==> flow/design.v <==
`timescale 1ns / 1ps
module change(
input clk,
input [9:0] n,
output reg[7:0]s1,
output reg[7:0]s2,
output reg[7:0]s3
    );
parameter zero = 8'b11000000;  
parameter one = 8'b11111001;   
parameter two = 8'b10100100;   
parameter three = 8'b10110000; 
parameter four = 8'b10011001;  
parameter five = 8'b10010010;  
parameter six = 8'b10000010;   
parameter seven = 8'b11111000; 
parameter eight = 8'b10000000; 
parameter nine = 8'b10010000;  
always@(posedge clk)begin
    case(n/100)
         0: s1<=zero;
         1: s1<=one;
         2: s1<=two;
         3: s1<=three;
         4: s1<=four;
         5: s1<=five;
         6: s1<=six;
         7: s1<=seven;
         8: s1<=eight;
         9: s1<=nine;
    endcase
    case((n-(n/100)*100)/10)
         0: s2<=zero;
         1: s2<=one;
         2: s2<=two;
         3: s2<=three;
         4: s2<=four;
         5: s2<=five;
         6: s2<=six;
         7: s2<=seven;
         8: s2<=eight;
         9: s2<=nine;
    endcase
    case(n-(n/100)*100-((n-(n/100)*100)/10)*10)
         0: s3<=zero;
         1: s3<=one;
         2: s3<=two;
         3: s3<=three;
         4: s3<=four;
         5: s3<=five;
         6: s3<=six;
         7: s3<=seven;
         8: s3<=eight;
         9: s3<=nine;
        endcase
end
endmodule
`timescale 1ns / 1ps
module turn(
input clk,rst,sw,
input [0:0]next,
input [3:0]n,  
output [9:0] num, 
output reg signed [31:0] n1,
output reg signed [31:0] n2,
output reg signed [31:0] n3,
output reg[7:0] show1,
output reg[7:0]show2,
output reg[7:0]show3
    );
reg [2:0]state,next_state;
parameter zero = 8'b11000000;  
parameter one = 8'b11111001;   
parameter two = 8'b10100100;   
parameter three = 8'b10110000; 
parameter four = 8'b10011001;  
parameter five = 8'b10010010;  
parameter six = 8'b10000010;   
parameter seven = 8'b11111000; 
parameter eight = 8'b10000000; 
parameter nine = 8'b10010000;  
parameter none=8'b11110111;
parameter start=3'b000;
parameter bai=3'b000;
parameter shi=3'b010;
parameter ge=3'b011;
reg [0:0]o;
reg flag1;
reg flag2;
reg e;
always@(posedge clk)
 if(n==12)e<=1'b1;
 else e<=1'b0;
wire [0:0]flag_out;
assign flag_out = (!flag2) && flag1;
always@(posedge clk)begin
	if(rst==1)begin
		flag1 <= 1'b0;
		flag2 <= 1'b0;
	end
	else begin
		flag1 <= e;
		flag2 <= flag1 ;
	end
end
always@(posedge clk)
    if(rst)begin   
        state<=bai;
    end
    else
    if(flag_out&&sw)
              state<=next_state;
always@(posedge clk)
    if(rst) next_state<=bai;
    else
    if(sw)
    case(state)
        bai:
            next_state<=shi;
        shi:
            next_state<=ge;
        ge:
            next_state<=bai;
    endcase
assign
 num=100*n1+10*n2+n3;
always@(posedge clk)
        if(rst)
        begin 
                n1<=0;
                n2<=0;
                n3<=0;
        end
        else if(sw)begin
        case(state)
                    bai:if(n<=9)n1<=n;
                    shi:if(n<=9)n2<=n;
                    ge:if(n<=9)n3<=n;
                endcase
        end       
always@(posedge clk)
    if(rst)
    begin    
        show1<=none;
        show2<=none;
        show3<=none;
    end
    else if(sw)
    begin
        case(n1)
            0: show1<=zero;
            1: show1<=one;
            2: show1<=two;
            3: show1<=three;
            4: show1<=four;
            5: show1<=five;
            6: show1<=six;
            7: show1<=seven;
            8: show1<=eight;
            9: show1<=nine;
        endcase
        case(n2)
            0: show2<=zero;
            1: show2<=one;
            2: show2<=two;
            3: show2<=three;
            4: show2<=four;
            5: show2<=five;
            6: show2<=six;
            7: show2<=seven;
            8: show2<=eight;
            9: show2<=nine;
        endcase
        case(n3)
            0: show3<=zero;
            1: show3<=one;
            2: show3<=two;
            3: show3<=three;
            4: show3<=four;
            5: show3<=five;
            6: show3<=six;
            7: show3<=seven;
            8: show3<=eight;
            9: show3<=nine;
               endcase
    end  
endmodule
`timescale 1ns / 1ps
module manager(
input clk,rst,rstk,sw,
input [0:0]next,
input [3:0]n,
input [2:0]mode,
input [9:0]moneyget,
input [9:0]timeget,
input swm,
input [0:0]nextt,
output reg[9:0]initial_money,
output reg [9:0]per_money,
output reg[9:0]num_of_park,
output reg[9:0]initial_vipmoney,
output reg [9:0]averagetime,
output reg[63:0]show
    );  
    reg nextti;
integer sumofcar;
reg [9:0]totaltime; 
reg [9:0]totalmoney;  
parameter set=3'b000;   
parameter ok=3'b001; 
parameter fail=3'b010;
parameter simoney=3'b011; 
parameter spmoney=3'b100; 
parameter snopark=3'b101;
parameter svmoney=3'b110;
parameter satime=3'b111;
parameter set_initial_money=3'b001;  
parameter set_per_money=3'b010;  
parameter set_initial_vipmoney=3'b011;  
parameter empty_park=3'b100;  
parameter set_park=3'b101;  
parameter show_money=3'b110;   
parameter zero = 8'b11000000;  
parameter one = 8'b11111001;   
parameter two = 8'b10100100;   
parameter three = 8'b10110000;
parameter four = 8'b10011001;  
parameter five = 8'b10010010;  
parameter six = 8'b10000010;   
parameter seven = 8'b11111000; 
parameter eight = 8'b10000000; 
parameter nine = 8'b10010000;  
parameter _A = 8'b10001000;    
parameter _B = 8'b10000011;    
parameter _C = 8'b11000110;    
parameter _D = 8'b10100001;    
parameter _E = 8'b10000110;    
parameter _F = 8'b10001110;    
parameter _G = 8'b11000010;    
parameter _H = 8'b10001001;    
parameter _I = 8'b11110000;    
parameter _J = 8'b11110001;    
parameter _K = 8'b10001010;    
parameter _L = 8'b11000111;    
parameter _M = 8'b11001000;    
parameter _N = 8'b10101011;    
parameter _O = 8'b10100011;    
parameter _P = 8'b10001100;    
parameter _Q = 8'b10011000;    
parameter _R = 8'b11001110;    
parameter _S = 8'b10110110;    
parameter _T = 8'b10000111;    
parameter _U = 8'b11000001;    
parameter _V = 8'b11100011;   
parameter _W = 8'b10000001;    
parameter _X = 8'b10011011;    
parameter _Y = 8'b10010001;    
parameter _Z = 8'b10100101;    
reg swt;
wire [9:0]num;
wire [3:0]n1t;
wire [3:0]n2t;
wire [3:0]n3t;
wire [7:0]show1t;
wire [7:0]show2t;
wire [7:0]show3t;
reg [2:0]state;
reg [2:0]next_state;
wire[7:0]im1;
wire[7:0]im2;
wire[7:0]im3;
wire[7:0]pm1;
wire[7:0]pm2;
wire[7:0]pm3;
wire[7:0]vim1;
wire[7:0]vim2;
wire[7:0]vim3;
wire[7:0]np1;
wire[7:0]np2;
wire[7:0]np3;
wire[7:0]at1;
wire[7:0]at2;
wire[7:0]at3;
turn t(.clk(clk),.rst(rstk),.sw(swt),.next(nextt),.n(n),.num(num),.n1(n1t),.n2(n2t),.n3(n3t),.show1(show1t),.show2(show2t),.show3(show3t));
change im(.clk(clk),.n(initial_money),.s1(im1),.s2(im2),.s3(im3));
change pm(.clk(clk),.n(per_money),.s1(pm1),.s2(pm2),.s3(pm3));
change vim(.clk(clk),.n(initial_vipmoney),.s1(vim1),.s2(vim2),.s3(vim3));
change np(.clk(clk),.n(num_of_park),.s1(np1),.s2(np2),.s3(np3));
change at(.clk(clk),.n(averagetime),.s1(at1),.s2(at2),.s3(at3));
reg e;
reg flag1;
reg flag2;
wire [0:0]flag_out;
always@(posedge clk)
 if(n==10)e<=1'b1;
 else e<=1'b0;
assign flag_out = (!flag2) && flag1;
always@(posedge clk)begin
	if(rst==1)begin
		flag1 <= 1'b0;
		flag2 <= 1'b0;
	end
	else begin
		flag1 <= e;
		flag2 <= flag1 ;
	end
end
reg flag11;
reg flag22;
wire [0:0]flag_out1;
assign flag_out1 = (!flag22) && flag11;
always@(posedge clk)begin
	if(rst==1)begin
		flag11 <= 1'b0;
		flag22 <= 1'b0;
	end
	else begin
		flag11 <= next;
		flag22 <= flag11 ;
	end
end
always@(posedge clk)    
      if(rst)
         begin
       if(mode==show_money)
            begin
               state<=simoney;
            end
            else begin 
              state<=set;
            end
       end
      else begin
         if(flag_out)begin
            state<=next_state;          
         end
      end
always@(posedge clk)
  if(rst)begin
  initial_money<=9;
          per_money<=5;        
          initial_vipmoney<=8;
          swt<=1'b1;
          num_of_park<=8;
          show<={8'b11111111,_M,_A,_N,_A,_G,_E,_R};    
end
  else 
  if(sw)begin    if(state==ok||state==fail)begin case(state)
   ok:
                                               show<={8'b11111111,_S,_U,_C,_C,_E,_S,_S};
                                           fail:
                                               show<={24'b11111111_11111111_11111111,_E,_R,_R,_O,_R};
                                               endcase
  end
  else if(sw)
                     case(mode)
                         set_initial_money:begin
                             show<={one,32'b11111111_11111111_11111111_11111111,show1t,show2t,show3t};
                             if(next&&num<20)
                             initial_money<=num;
                         end
                         set_per_money:begin
                             show<={two,32'b11111111_11111111_11111111_11111111,show1t,show2t,show3t}; 
                             if(next&&num<20)
                             per_money<=num;
                         end  
                         set_initial_vipmoney:begin
                             show<={three,32'b11111111_11111111_11111111_11111111,show1t,show2t,show3t}; 
                             if(next&&num<20)
                             initial_vipmoney<=num;
                         end
                         empty_park:
                             show<={four,16'b11111111_11111111,_E,_M,_P,_T,_Y}; 
                         set_park:begin
                             show<={five,32'b11111111_11111111_11111111_11111111,show1t,show2t,show3t};
                             if(next&&num<20)
                             num_of_park<=num;
                             end
                         show_money:
                               case(state)
                                          simoney:
                                              show<={one,one,one,16'b11111111_11111111,im1,im2,im3};
                                          spmoney:
                                              show<={two,two,two,16'b11111111_11111111,pm1,pm2,pm3}; 
                                          snopark:
                                              show<={three,three,three,16'b11111111_11111111,np1,np2,np3};
                                          svmoney:
                                              show<={four,four,four,16'b11111111_11111111,vim1,vim2,vim3};
                                          satime: 
                                              show<={seven,seven,seven,16'b11111111_11111111,at1,at2,at3};
                                          default:
                                          show<={one,one,one,16'b11111111_11111111,im1,im2,im3};
                                              endcase
                     endcase    
end
always@(posedge clk)      
    if(rst) next_state<=set;
    else
    begin
                   if(state==ok||state==fail)begin
                   next_state<=set;
                   end
                   else
                        case(mode)
                            set_initial_money:
                             if(num<20)
                                   next_state<=ok;
                                   else  next_state<=fail;
                            set_per_money:
                          if(num<20)
                                   next_state<=ok;
                              else  next_state<=fail;
                            set_initial_vipmoney:
                              if(num<20)
                                   next_state<=ok;
                                   else  next_state<=fail;
                            set_park:
                              if(num<20)
                                   next_state<=ok;
                                 else  next_state<=fail;
                            empty_park:
                                 next_state<=ok;
                            show_money:
                            case(state)
                            simoney:
                                 next_state<=spmoney;
                            spmoney:
                                 next_state<=snopark;
                            snopark:
                                 next_state<=svmoney;
                            svmoney:
                                 next_state<=satime;
                            default:
                                 next_state<= simoney;
                             endcase
                        endcase
                    end
always@(posedge clk)
  if(rst)begin
      totaltime<=0;
      totalmoney<=0;
      sumofcar<=0;
      averagetime<=0;
  end
  else if(swm)begin
      totaltime<=totaltime+timeget;
      totalmoney<=totalmoney+moneyget;
      sumofcar<=sumofcar+1;
      averagetime<=(sumofcar==0) ? 10'd0 : totaltime/sumofcar;
  end
endmodule
* Step by step through the tools: manager *
The steps from the RTL of manager to its reports follow in flow order.
Line numbers count from 1 in the design file above.
Operators: Yosys type, input widths -> output width; for muxes data width and select width s.
Cell names lack the library's common part.
A cell with - has no value.

inputs
  top module = manager
  clock = clk
  library = sky130hd
  corner = tt_025C_1v80

* Word level *
Counts by Yosys on the flattened word-level netlist (proc, flatten, opt, wreduce; memories kept). Register bits leave out memories and registers merged into their read ports (data or address). Print and check cells are left out. Cells with the same type and inputs are merged into one.

cells by class
  magnitude comparators = 2
  reductions and logical operators = 58
  equality and inequality tests = 180
  add/sub/neg operators = 14
  divide/modulo/power cells = 11
  $mul = 12
  bitwise logic cells = 1
  muxes and demuxes = 32

operators by type and width
  kind                   count
  $eq 32x3->1 const B    60
  $pmux 8 s10            18
  $div 10x7->32 const B  5
  $eq 32x2->1 const B    30
  $eq 32x4->1 const B    30
  $mul 32x5->30 const B  5
  $div 32x4->32 const B  5
  $logic_not 32->1       19
  $eq 32x1->1 const B    15
  $mul 32x3->31 const B  5
  $pmux 64 s6            1
  $div 10x32->32         1
  $pmux 63 s4            1
  $reduce_bool 10->1     18
  $sub 10x32->32         5
  $sub 32x32->32         5
  $pmux 64 s2            1
  $mux 64                1
  $eq 4x3->1 const B     12
  $add 32x2->32 const B  1
  $eq 4x4->1 const B     8
  $mul 5x4->8 const A    1
  $eq 4x2->1 const B     6
  $eq 3x3->1 const B     7
  $mul 3x4->7 const A    1
  $add 10x10->10         2
  $eq 3x2->1 const B     6
  $pmux 3 s3             2

Not listed: further kinds 25, cells in them 39.

bit counts
  register bits = 330
  input port bits = 34
  cells after elaboration = 349
  output and inout bits = 114

* Depth *
Yosys ltp: most cells in a row. Word level: on the elaborated netlist, between registers, memories and ports. Mapped: between sequential cells and ports; inverters and the memories' decode and read muxes count.

depth
  depth in word-level cells = 8
  ABC_AREA = 0
  mapped depth = 409
  depth with buffers taken out = 381

* Mapped cells and area *
The flow's flattened synthesis, as Yosys stat reports it; memories are mapped. The netlist is that of the ABC_AREA named above (0 if unset); the other value can give another one.
The area totals of this step are shown rounded.

mapped netlist
  buffer cells = 321
  cell area after synthesis = 68430 µm²
  area of sequential cells = 6947 µm²
  flip-flops = 293
  cells in the netlist = 9250

cells by type
  cell type  count  area in all (µm²)
  ha_1       1136   1.42E+04
  dfxtp_1    185    3.7E+03
  nor2_1     964    3618.47
  xnor2_1    396    3.47E+03
  a21oi_1    669    3.35E+03
  edfxtp_1   108    3243.11
  nand2_1    760    2.85E+03
  o21ai_0    522    2.61E+03
  o21a_1     287    2.15E+03
  nor3_1     393    1.97E+03
  xor2_1     205    1.8E+03
  inv_1      460    1.73E+03
  a21o_1     210    1.58E+03
  mux2_2     137    1542.73
  mux2i_1    115    1.15E+03
  nand3_1    215    1.08E+03
  clkbuf_1   235    882.096
  nor2b_1    123    769.488

Not listed: further types 130, cells in them 2130.
By module: a second synthesis without flattening, with its own total; a netlist apart from the flattened one above.

second synthesis, totals
  cell total of the unflattened synthesis = 10282
  area total of the unflattened synthesis = 75320 µm²

Each row is one instance without its submodules.

modules
  module   times used  cells  seq. area (µm²)  area (µm²)
  manager  1           5275   3053             37430
  change   5           926    630.6            6943
  turn     1           377    800.8            3172

* Timing after synthesis *
Path of least setup slack by OpenSTA after synthesis, without wires, with an ideal clock, recovery checks aside; 20% of the period is set as input and as output delay. Where synthesis merged equal registers, the netlist keeps one of their names.

path after synthesis
  path kind = reg2reg
  from = register sumofcar[0]
  to = register averagetime[0]
  slack = 42.337 ns
  time at the first pin = 0.000 ns
  period = 120.0 ns
  stages = 390
  buffers on the path = 34
  arrival = 77.529 ns
  required time = 119.866 ns
  library setup time = 0.134 ns
  path delay = 77.663 ns
  period reached after synthesis = 77.663 ns

"path delay" = arrival - input delay + setup time.
"stages": output pins that drive a net of the path, with the launching flip-flop's if there is one; two outputs of one cell count as two.
"period reached after synthesis" is the clock period less the worst setup slack; recovery checks do not enter. This is arithmetic on one report: input and output delays are still those of the set period (20% each).
The rows between start and end are the longest chain of elaborated cells between them; the timing report does not say that the signal goes this way. Where chains are equally long, one stands for them.
A line is the first line of the expression or statement that the cell stems from. Yosys adds cells for indexed reads and writes and turns some case tables into memories.

on the way, after synthesis
  cell sequence = dfxtp_1 > inv_1 > ha_1 > inv_1 > nor3_1 > nand3_1 > nor2_1 > ha_1 > o21a_1 > o21ai_0 > or4_1 > a21oi_1 > ha_1 > o21a_1 > nor2_1 > nand3b_1 > nor2_1 > ha_1 > (+354 left out) > a21o_1 > a21o_1 > a21o_1 > a21o_1 > a21o_1 > a21oi_1 > nor2b_1 > o21ai_0 > nand2b_1 > a21o_1 > a21o_1 > a21o_1 > a21o_1 > a21oi_1 > nor2b_1 > o21ai_0 > a211o_1 > a211oi_1
  length of the longest elaborated chain = 2
  elaborated cells on any way between the ends = 3
  RTL lines with such cells = 1
  classes of those cells = div: 1; mux: 1; reduce/logical: 1

RTL lines, path after synthesis
  element          line  text
  start, declared  206   integer sumofcar;
  start, assigned  442   sumofcar<=0;
  start, assigned  448   sumofcar<=sumofcar+1;
  $div 10x32->32   449   averagetime<=(sumofcar==0) ? 10'd0 : totaltime/sumofcar;
  $mux 10          449
  end, assigned    443   averagetime<=0;
  end, assigned    449
  end, declared    202   output reg [9:0]averagetime,

* Worst path after layout *
Path of least setup slack in the final report of stored run 1 (OpenROAD, finished layout, wires in). Where an end is a register, its clock arrival counts in the times.

path after layout
  path kind = reg2reg
  from = register sumofcar[31]
  to = register averagetime[0]
  stages = 370
  period = 120.0 ns
  required time = 120.44 ns
  time at the first pin = 0.57 ns
  buffers on the path = 15
  slack = 16.57 ns
  arrival = 103.86 ns
  library setup time = 0.13 ns

The rows between start and end are the longest chain of elaborated cells between them; the timing report does not say that the signal goes this way. Where chains are equally long, one stands for them.

on the way, after layout
  cell sequence = dfxtp_1 > nor4_2 > and4_1 > nand3_2 > nor2_1 > ha_1 > o21a_1 > o21ai_0 > or4_1 > a21oi_1 > ha_1 > o21a_1 > nor2_1 > nand3b_1 > nor2_1 > ha_1 > o21a_1 > o21a_1 > (+334 left out) > a21o_1 > a21o_1 > a21o_1 > a21o_1 > a21o_1 > a21oi_1 > nor2b_1 > o21ai_0 > nand2b_1 > a21o_1 > a21o_1 > a21o_1 > a21o_1 > a21oi_1 > nor2b_1 > o21ai_0 > a211o_1 > a211oi_1
  length of the longest elaborated chain = 2
  elaborated cells on any way between the ends = 3
  RTL lines with such cells = 1
  classes of those cells = div: 1; mux: 1; reduce/logical: 1

RTL lines, path after layout
  element          line  text
  start, declared  206   integer sumofcar;
  start, assigned  442   sumofcar<=0;
  start, assigned  448   sumofcar<=sumofcar+1;
  $div 10x32->32   449   averagetime<=(sumofcar==0) ? 10'd0 : totaltime/sumofcar;
  $mux 10          449
  end, assigned    443   averagetime<=0;
  end, assigned    449
  end, declared    202   output reg [9:0]averagetime,

Subject: manager on sky130hd, stored results

Hello all,

Top module manager; platform sky130hd; tools Yosys and OpenROAD; 6 stored runs in no particular order. Input and output delays are each 20% of the period that was set; the output load is 0.01 pF.
"clock period achieved": clock period set for the run, less the worst setup slack. It is reckoned from that one timing run; input and output delays stay at 20% of the period that was set.
"time on the worst setup path" = time allowed to the worst setup path (clock period - input delay - output delay, where it has them) - its slack; a late launch clock adds to it, a late capture clock takes from it.
Values from the reports are rounded here.
A setting shown as n/a is not set for that run.
Among the results, n/a means that no value is shown for the run.

setting or result                       stored run 1  stored run 2  stored run 3  stored run 4  stored run 5  stored run 6
ABC_AREA                                0             n/a           n/a           n/a           1             0
CAP_MARGIN                              5             20            20            5             10            5
CELL_PAD_IN_SITES_DETAIL_PLACEMENT      2             n/a           n/a           n/a           n/a           0
CELL_PAD_IN_SITES_GLOBAL_PLACEMENT      1             3             n/a           0             0             1
CORE_ASPECT_RATIO                       0.6           0.73          n/a           n/a           n/a           0.62
CORE_MARGIN                             3             2             2             2             4             3
CTS_CLUSTER_DIAMETER                    235           n/a           n/a           129           384           235
CTS_CLUSTER_SIZE                        34            n/a           n/a           n/a           n/a           34
HOLD_SLACK_MARGIN                       0.3           n/a           n/a           0.06          n/a           0.3
MAX_ROUTING_LAYER                       met4          n/a           n/a           met4          met4          met4
PLACE_DENSITY_LB_ADDON                  0.2           0.13          n/a           0.02          0.25          0.2
SLEW_MARGIN                             35            20            20            20            15            35
TNS_END_PERCENT                         50            n/a           n/a           n/a           25            50
period_ns                               120.0         134.0         95.2          57.1          171.0         120.0
CORE_UTILIZATION                        40            40            39            19            70            40
GPL_ROUTABILITY_DRIVEN                  n/a           0             n/a           0             0             n/a
SETUP_SLACK_MARGIN                      n/a           5.0           n/a           2.35          5.0           n/a
GPL_TIMING_DRIVEN                       n/a           n/a           n/a           1             0             n/a
MIN_ROUTING_LAYER                       n/a           n/a           n/a           met1          met2          met2
area of the synthesized netlist (µm²)   68430         68430         68430         68430         n/a           n/a
die footprint (µm²)                     176200        174400        178800        365000        n/a           n/a
std-cell area (final layout) (µm²)      72920         73900         73750         96210         n/a           n/a
utilization of the finished layout (%)  43.3          43.6          42.4          26.8          n/a           n/a
worst setup slack after layout (ns)     16.57         38.63         6.931         -9.727        n/a           n/a
setup TNS (ns)                          0.000         0.000         0.000         -22.72        n/a           n/a
lowest hold slack (ns)                  0.461         0.446         0.440         0.444         n/a           n/a
clock period achieved (ns)              103.429       95.373        88.269        66.827        n/a           n/a
time on the worst setup path (ns)       103.43        95.37         88.27         66.83         n/a           n/a
critical path kind                      reg2reg       reg2reg       reg2reg       reg2reg       n/a           n/a

Stored run 5: did not finish, routing stopped with GRT-0116
Stored run 6: did not finish, routing stopped with GRT-0116

Thanks
